==> flow/design.v <==
module cordic_pipelined #(
    parameter MODE                    = 0,      
    parameter STAGES                  = 16,
    parameter CORDIC_WIDTH            = 16,
    parameter CORDIC_INTERNAL_WIDTH   = 20,
    parameter SFIXED_ZERO             = 32'd0,
    parameter SFIXED_PI               = 32'h3243F6A8,
    parameter SFIXED_PI_OVER_2        = 32'h1921FB54,
    parameter SFIXED_TWO_PI           = 32'h6487ED51
)(
    input  wire                                clk,
    input  wire                                rst,
    input  wire                                valid_in,
    input  wire  signed [CORDIC_WIDTH-1:0]      x_in,
    input  wire  signed [CORDIC_WIDTH-1:0]      y_in,
    input  wire  signed [CORDIC_INTERNAL_WIDTH-1:0] z_in,
    output reg                                 valid_out,
    output wire signed [CORDIC_WIDTH-1:0]      x_out,
    output wire signed [CORDIC_WIDTH-1:0]      y_out,
    output wire signed [CORDIC_WIDTH-1:0]      z_out
);
    wire signed [31:0] ANGLES [0:31];
    assign ANGLES[0]  = 32'h0000C90F;
    assign ANGLES[1]  = 32'h000076B1;
    assign ANGLES[2]  = 32'h00003EB6;
    assign ANGLES[3]  = 32'h00001FD5;
    assign ANGLES[4]  = 32'h00000FFA;
	 assign ANGLES[5]  = 32'h000007FF;
    assign ANGLES[6]  = 32'h000003FF;
    assign ANGLES[7]  = 32'h000001FF;
    assign ANGLES[8]  = 32'h000000FF;
    assign ANGLES[9]  = 32'h0000007F;
    assign ANGLES[10] = 32'h0000003F;
    assign ANGLES[11] = 32'h0000001F;
	  assign ANGLES[12] = 32'h0000000F;
    assign ANGLES[13] = 32'h00000007;
    assign ANGLES[14] = 32'h00000003;
    assign ANGLES[15] = 32'h00000001;
    assign ANGLES[16] = 32'h00000000;
    assign ANGLES[17] = 32'h00000000;
    assign ANGLES[18] = 32'h00000000;
	  assign ANGLES[19] = 32'h00000000;
    assign ANGLES[20] = 32'h00000000;
    assign ANGLES[21] = 32'h00000000;
    assign ANGLES[22] = 32'h00000000;
    assign ANGLES[23] = 32'h00000000;
    assign ANGLES[24] = 32'h00000000;
    assign ANGLES[25] = 32'h00000000;
    assign ANGLES[26] = 32'h00000000;
    assign ANGLES[27] = 32'h00000000;
	  assign ANGLES[28] = 32'h00000000;
    assign ANGLES[29] = 32'h00000000;
    assign ANGLES[30] = 32'h00000000;
    assign ANGLES[31] = 32'h00000000;
	  reg signed [CORDIC_INTERNAL_WIDTH-1:0] x_pipe [0:STAGES];
    reg signed [CORDIC_INTERNAL_WIDTH-1:0] y_pipe [0:STAGES];
    reg signed [CORDIC_INTERNAL_WIDTH-1:0] z_pipe [0:STAGES];
    reg [1:0]  quadrant_stages [0:STAGES];
    reg        valid_pipe      [0:STAGES];
    reg signed [CORDIC_INTERNAL_WIDTH-1:0] x_corrected,y_corrected,z_wrapped;
    localparam [31:0] PI_SH         = SFIXED_PI        >> 12;
    localparam [31:0] PI_OVER_2_SH  = SFIXED_PI_OVER_2 >> 12;
    localparam [31:0] TWO_PI_SH     = SFIXED_TWO_PI    >> 12;
    localparam signed [CORDIC_INTERNAL_WIDTH-1:0] Z_ZERO      = 0;
    localparam signed [CORDIC_INTERNAL_WIDTH-1:0] Z_PI        = PI_SH[CORDIC_INTERNAL_WIDTH-1:0];
    localparam signed [CORDIC_INTERNAL_WIDTH-1:0] Z_PI_OVER_2 = PI_OVER_2_SH[CORDIC_INTERNAL_WIDTH-1:0];
    localparam signed [CORDIC_INTERNAL_WIDTH-1:0] Z_TWO_PI    = TWO_PI_SH[CORDIC_INTERNAL_WIDTH-1:0];
    always @(posedge clk) begin
      if (rst) begin
         x_pipe[0] <= 0; y_pipe[0] <= 0; z_pipe[0] <= 0;
         quadrant_stages[0] <= 2'b00;
         valid_pipe[0] <= 0;
      end else begin
         z_wrapped = z_in;
         if (z_wrapped >  Z_PI)   z_wrapped =  z_wrapped-Z_TWO_PI;
         else if (z_wrapped <= -Z_PI) z_wrapped =  z_wrapped+Z_TWO_PI;
         if((z_wrapped>=Z_ZERO)&&(z_wrapped<=Z_PI_OVER_2)) begin
            quadrant_stages[0]<=2'b00;  z_pipe[0]<=z_wrapped;
         end
			else if((z_wrapped>Z_PI_OVER_2)&&((z_wrapped<=Z_PI)||(z_wrapped>= -Z_PI_OVER_2))) begin
            quadrant_stages[0]<=2'b01;  z_pipe[0]<=Z_PI-z_wrapped;
         end
         else if((z_wrapped<Z_ZERO)&&(z_wrapped>=-Z_PI_OVER_2)) begin
            quadrant_stages[0]<=2'b11;  z_pipe[0]<= -z_wrapped;
         end
			else begin
            quadrant_stages[0]<=2'b10;  z_pipe[0]<= -(Z_PI+z_wrapped);
         end
         x_pipe[0] <= {{(CORDIC_INTERNAL_WIDTH-CORDIC_WIDTH){x_in[CORDIC_WIDTH-1]}},x_in};
         y_pipe[0] <= {{(CORDIC_INTERNAL_WIDTH-CORDIC_WIDTH){y_in[CORDIC_WIDTH-1]}},y_in};
         valid_pipe[0] <= valid_in;
      end
   end
   genvar i;
   generate
      for (i=0; i<STAGES; i=i+1) begin : STAGES_GEN
         reg signed [CORDIC_INTERNAL_WIDTH-1:0] angle, dx, dy;
         reg sigma;
         always @(posedge clk) begin
           angle = ANGLES[i];
           sigma = (MODE==0) ? z_pipe[i][CORDIC_INTERNAL_WIDTH-1] : y_pipe[i][CORDIC_INTERNAL_WIDTH-1];
            dx    = (y_pipe[i] >>> i);
            dy    = (x_pipe[i] >>> i);
            if (sigma==0) begin
               x_pipe[i+1] <= x_pipe[i] - dx;
               y_pipe[i+1] <= y_pipe[i] + dy;
               z_pipe[i+1] <= z_pipe[i] - angle;
            end else begin
              x_pipe[i+1] <= x_pipe[i] + dx;
               y_pipe[i+1] <= y_pipe[i] - dy;
               z_pipe[i+1] <= z_pipe[i] + angle;
            end
            valid_pipe[i+1]      <= rst ? 1'b0 : valid_pipe[i];
            quadrant_stages[i+1] <= quadrant_stages[i];
         end
      end
   endgenerate
	 always @(posedge clk) begin
      case(quadrant_stages[STAGES])
         2'b00:  begin x_corrected <=  x_pipe[STAGES]; y_corrected <= y_pipe[STAGES]; end
         2'b11:  begin x_corrected <=  x_pipe[STAGES]; y_corrected <= -y_pipe[STAGES];end
         default:begin x_corrected <= -x_pipe[STAGES]; y_corrected <=  y_pipe[STAGES];end
      endcase
      valid_out <= rst ? 1'b0 : valid_pipe[STAGES];
   end
   assign x_out = x_corrected[CORDIC_WIDTH-1:0];
   assign y_out = y_corrected[CORDIC_WIDTH-1:0];
   assign z_out = z_pipe[STAGES][CORDIC_WIDTH-1:0];
endmodule
module cordic_oscillator #(
    parameter SFIXED_WIDTH = 32,            
    parameter CORDIC_WIDTH = 16,            
    parameter SFIXED_TWO_PI = 32'h6487ED51,          
    parameter SFIXED_ZERO   = 32'd0,
    parameter CORDIC_GAIN   = 16'h26DD           
	 )(
    input  wire                      clk,
    input  wire                      rst,
    input  wire                      ce,
    input  wire signed [SFIXED_WIDTH-1:0] tuning_word,
    output wire signed [CORDIC_WIDTH-1:0] sin_out,
    output wire signed [CORDIC_WIDTH-1:0] cos_out,
    output wire                      valid_out
);
    reg signed [SFIXED_WIDTH-1:0] phase_acc;
    reg signed [SFIXED_WIDTH-1:0] next_phase;
    localparam signed [SFIXED_WIDTH-1:0] TWO_PI_S = SFIXED_TWO_PI;
    always @(posedge clk) begin
        if (rst) begin
            phase_acc <= {SFIXED_WIDTH{1'b0}};
        end
		  else if (ce) begin
            next_phase = phase_acc + tuning_word;
            if (next_phase >= TWO_PI_S)
                phase_acc <= next_phase - TWO_PI_S;
            else if (next_phase < 0)
                phase_acc <= next_phase + TWO_PI_S;
            else
                phase_acc <= next_phase;
        end
    end
    wire signed [CORDIC_WIDTH-1:0] x_fixed  = CORDIC_GAIN;   
    wire signed [CORDIC_WIDTH-1:0] y_fixed  = {CORDIC_WIDTH{1'b0}};
    wire signed [CORDIC_WIDTH-1:0] x_out;
    wire signed [CORDIC_WIDTH-1:0] y_out;
    wire        valid_pipe;
	 cordic_pipelined cordic_inst (
        .clk       (clk),
        .rst       (rst),
        .x_in      (x_fixed),
        .y_in      (y_fixed),
        .z_in      (phase_acc[31:12]),
        .x_out     (x_out),
        .y_out     (y_out),
        .z_out     (),           
        .valid_in  (1'b1),
        .valid_out (valid_pipe)
    );
    assign sin_out   = y_out;
    assign cos_out   = x_out;
    assign valid_out = valid_pipe;
endmodule
# Tool chain data of cordic_oscillator
# What the tools print for cordic_oscillator, step after step.
# Lines are those of the file above, counted from 1.
# The mark -- stands for no value.
# design
design,cordic_oscillator
clock,clk
lib,sky130hd
pvt_corner,tt_025C_1v80

# Word-level counts
# Counts by Yosys on the flattened word-level netlist (proc, flatten, opt, wreduce). Print and check cells are left out. Cells with the same type and inputs are merged into one.
# bits
ff_bits,1076
output_inout_bits,33
word_cells,269
# classes
mux,60
n_reduce_logical,8
add_sub_neg,102
eq_ne,1
n_cmp,10
# ops
cell,count
two-way mux 20 bit,50
two-way mux 32 bit,2
two-way mux 16 bit,4
adder 20 x 14 -> 20 bit,3
subtractor 20 x 14 -> 20 bit,3
adder 20 x 10 -> 20 bit,2
subtractor 20 x 10 -> 20 bit,2
adder 20 x 11 -> 20 bit,2
subtractor 20 x 11 -> 20 bit,2
adder 20 x 12 -> 20 bit,2
subtractor 20 x 12 -> 20 bit,2
adder 20 x 13 -> 20 bit,2
subtractor 20 x 13 -> 20 bit,2
adder 20 x 15 -> 20 bit,2
subtractor 20 x 15 -> 20 bit,2
adder 20 x 16 -> 20 bit,2
subtractor 20 x 16 -> 20 bit,2
adder 20 x 17 -> 20 bit,2
subtractor 20 x 17 -> 20 bit,2
adder 20 x 18 -> 20 bit,2
subtractor 20 x 18 -> 20 bit,2
<= comparator 20 x 19 -> 1 bit with constant B,2
adder 20 x 6 -> 20 bit,2
subtractor 20 x 6 -> 20 bit,2
adder 20 x 7 -> 20 bit,2
subtractor 20 x 7 -> 20 bit,2
adder 20 x 8 -> 20 bit,2
subtractor 20 x 8 -> 20 bit,2
# Other operator kinds: 62; their cells: 73.

# Longest topological paths
# Depth = most cells in a row (Yosys ltp): at word level without a register or memory, in the mapped netlist without a sequential cell, where the memories' decode and read muxes count.
# depth
depth_word,9
abc_area,1
depth_mapped,29
mapped_depth_nobuf,27

# Synthesis result
# The flow's flattened synthesis, as Yosys stat reports it; memories are mapped. The netlist is that of the ABC_AREA named above (0 if unset); the other value can give another one.
# synth_totals
mapped_area_um2,70161.0
ffs,1011
mapped_cells,9263
seq_area_um2,20239.4
# types
type,count,area_total_um2
sky130_fd_sc_hd__dfxtp_1,1011,2.02E+04
sky130_fd_sc_hd__ha_1,914,1.14E+04
sky130_fd_sc_hd__xor2_1,829,7.26E+03
sky130_fd_sc_hd__nand2_1,1814,6809.03
sky130_fd_sc_hd__a21oi_1,927,4639.45
sky130_fd_sc_hd__inv_1,952,3.57E+03
sky130_fd_sc_hd__nor2_1,752,2.82E+03
sky130_fd_sc_hd__xnor2_1,304,2.66E+03
sky130_fd_sc_hd__nand3_1,471,2.36E+03
sky130_fd_sc_hd__o21ai_0,408,2.04E+03
sky130_fd_sc_hd__fa_1,44,880.845
sky130_fd_sc_hd__nor3_1,161,805.773
sky130_fd_sc_hd__nand4_1,78,487.968
sky130_fd_sc_hd__a211oi_1,62,465.446
sky130_fd_sc_hd__a31oi_1,66,412.896
sky130_fd_sc_hd__o21bai_1,43,322.81
sky130_fd_sc_hd__clkbuf_1,66,247.738
sky130_fd_sc_hd__a21o_1,32,240.23
# Not listed: further types 44, cells in them 329.

# Path before layout
# Path of least setup slack by OpenSTA after synthesis, without wires, with an ideal clock, recovery checks aside; 20% of the period is set as input and as output delay. Where synthesis merged equal registers, the netlist keeps one of their names.
# synth_timing
path_kind,input -> register
from,input port (no name shown)
to,register phase_acc[19]
setup_ns,0.109
path_delay_ns,2.788
slack_ns,1.612
tclk_ns,5.5
t_first_pin_ns,1.100
in_delay_ns,1.100
stages,27
path_buffers,2
arrival_time_ns,3.779
synth_period_reached_ns,3.888
# "path_delay_ns" = arrival - input delay + setup time.
# "stages" counts driving pins, that of a launching flip-flop among them; a cell with two outputs on the path counts twice.
# "synth_period_reached_ns" is the clock period less the worst setup slack; recovery checks do not enter. This is arithmetic on one report: input and output delays are still those of the set period (20% each).
# The rows between start and end are the longest chain of elaborated cells between them; the timing report does not say that the signal goes this way. Where chains are equally long, one stands for them.
# A line is the first line of the expression or statement that the cell stems from. Yosys adds cells for indexed reads and writes and turns some case tables into memories.
# A register here has more assigning lines than the two given.
# synth_via
cell_sequence,sky130_fd_sc_hd__ha_1 -> sky130_fd_sc_hd__fa_1 -> sky130_fd_sc_hd__nand2_1 -> sky130_fd_sc_hd__nand2_1 -> sky130_fd_sc_hd__o21ai_2 -> sky130_fd_sc_hd__o21ai_2 -> sky130_fd_sc_hd__or2_2 -> sky130_fd_sc_hd__nand2_1 -> sky130_fd_sc_hd__nor2_1 -> sky130_fd_sc_hd__nand3_1 -> sky130_fd_sc_hd__nand2_1 -> sky130_fd_sc_hd__nand2_1 -> sky130_fd_sc_hd__nand2_2 -> sky130_fd_sc_hd__nand2_1 -> sky130_fd_sc_hd__nand2_1 -> sky130_fd_sc_hd__nand2_1 -> sky130_fd_sc_hd__nand2_1 -> sky130_fd_sc_hd__nand2_1 -> sky130_fd_sc_hd__nand2_2 -> sky130_fd_sc_hd__nand2_2 -> sky130_fd_sc_hd__inv_2 -> sky130_fd_sc_hd__buf_6 -> sky130_fd_sc_hd__buf_6 -> sky130_fd_sc_hd__nand2_1 -> sky130_fd_sc_hd__nand3_1 -> sky130_fd_sc_hd__nand2_1 -> sky130_fd_sc_hd__inv_1
elab_chain_cells,4
cone_cells,7
cone_classes,add/sub (3); compare (2); mux (2)
# synth_lines
element,line,text
"start, declared",140,
adder 32 bit,153,
adder 32 bit,157,phase_acc <= next_phase + TWO_PI_S;
two-way mux 32 bit,156,else if (next_phase < 0)
two-way mux 32 bit,154,if (next_phase >= TWO_PI_S)
"end, assigned",155,phase_acc <= next_phase - TWO_PI_S;
"end, assigned",157,
"end, declared",145,reg signed [SFIXED_WIDTH-1:0] phase_acc;

# Worst path after layout
# Path of least setup slack in the final report of run 2 (OpenROAD, finished layout, wires in). Where an end is a register, its clock arrival counts in the times.
# layout_timing
path_kind,register -> register
from,register cordic_inst.z_pipe[9][19]
to,register cordic_inst.x_pipe[10][19]
arrival_time_ns,5.70
slack_ns,0.49
path_buffers,2
t_first_pin_ns,0.75
stages,20
tclk_ns,5.5
setup_ns,0.07
# layout_via
cell_sequence,sky130_fd_sc_hd__dfxtp_1 -> sky130_fd_sc_hd__clkbuf_1 -> sky130_fd_sc_hd__inv_1 -> sky130_fd_sc_hd__clkbuf_2 -> sky130_fd_sc_hd__o21ai_0 -> sky130_fd_sc_hd__ha_1 -> sky130_fd_sc_hd__nand3_1 -> sky130_fd_sc_hd__nor2_1 -> sky130_fd_sc_hd__nor2_1 -> sky130_fd_sc_hd__o21ai_0 -> sky130_fd_sc_hd__a21oi_1 -> sky130_fd_sc_hd__o21ai_0 -> sky130_fd_sc_hd__nand3_1 -> sky130_fd_sc_hd__nand2_1 -> sky130_fd_sc_hd__nand3_1 -> sky130_fd_sc_hd__nand2_1 -> sky130_fd_sc_hd__a21oi_1 -> sky130_fd_sc_hd__nor2_1 -> sky130_fd_sc_hd__nor2_1 -> sky130_fd_sc_hd__xor2_1
cone_cells,1
cone_classes,mux (1)
# layout_lines
element,line,text
"start, declared",57,reg signed [CORDIC_INTERNAL_WIDTH-1:0] z_pipe [0:STAGES];
"start, assigned",107,z_pipe[i+1] <= z_pipe[i] - angle;
"start, assigned",111,z_pipe[i+1] <= z_pipe[i] + angle;
"end, assigned",105,x_pipe[i+1] <= x_pipe[i] - dx;
"end, assigned",109,x_pipe[i+1] <= x_pipe[i] + dx;
"end, declared",55,reg signed [CORDIC_INTERNAL_WIDTH-1:0] x_pipe [0:STAGES];
# Chain of elaborated cells between the ends: none given.

# cordic_oscillator through Yosys and OpenROAD on sky130hd: 6 stored runs, unordered, with their settings and measured results. The constraints put input and output delay at 20% of the set period each and load the outputs with 0.01 pF.
# "period_reached_ns" is the run's clock period less its worst setup slack. It is reckoned from that one timing run; input and output delays stay at 20% of the period that was set.
# By "timing.worst_path_ns" is meant the share of the clock period that the worst setup path is allowed (20% is reserved at inputs, 20% at outputs), minus its slack. Clock arrival times at its registers enter into it.
# Among the settings, -- means not set for that run.
# Results: -- = not shown.
setting or result,run 1,run 2,run 3,run 4,run 5,run 6
CELL_PAD_IN_SITES_GLOBAL_PLACEMENT,3,1,--,0,1,3
CORE_UTILIZATION,60,40,15,40,57,49
CTS_CLUSTER_SIZE,18,95,--,95,--,--
PLACE_DENSITY_LB_ADDON,0.07,--,0.28,--,--,--
SLEW_MARGIN,30,10,20,10,40,25
period_ns,6.51,5.5,8.41,5.5,4.69,3.46
CAP_MARGIN,20,20,20,20,20,20
CORE_MARGIN,2,2,2,2,7,2
ABC_AREA,--,1,--,1,--,1
CORE_ASPECT_RATIO,--,1.69,--,1.35,--,--
GPL_ROUTABILITY_DRIVEN,--,0,1,0,1,1
GPL_TIMING_DRIVEN,--,0,--,0,--,1
MAX_ROUTING_LAYER,--,met4,--,met4,--,--
SETUP_SLACK_MARGIN,--,--,-0.71,--,0.78,--
CELL_PAD_IN_SITES_DETAIL_PLACEMENT,--,--,--,2,--,2
MIN_ROUTING_LAYER,--,--,--,met1,--,--
CTS_CLUSTER_DIAMETER,--,--,--,--,214,--
PLACE_DENSITY,--,--,--,--,0.71,--
TNS_END_PERCENT,--,--,--,--,--,95
period_reached_ns,--,5.011,6.110,--,3.945,--
util_pct,--,44.7,17.7,--,67.3,--
final_setup_ws_ns,--,0.489,2.300,--,0.745,--
fin_hold_ws_ns,--,0.320,0.262,--,0.323,--
layout_stdcell_area_um2,--,77713.3,80624.8,--,80567.3,--
timing.worst_path_ns,--,5.01,4.43,--,3.01,--
timing.worst_path_kind,--,register -> register,input -> register,--,input -> register,--
post_synth_area_um2,--,70161.0,68643.3,--,68643.3,--
fin_tns_ns,--,0.000,0.000,--,0.000,--
die_footprint_um2,--,178884.0,463046.0,--,130339.0,--
# Run 1: did not finish, placement stopped with FLW-0024
# Run 4: did not finish, routing stopped with GRT-0116
# Run 6: did not finish, placement stopped with GPL-0301
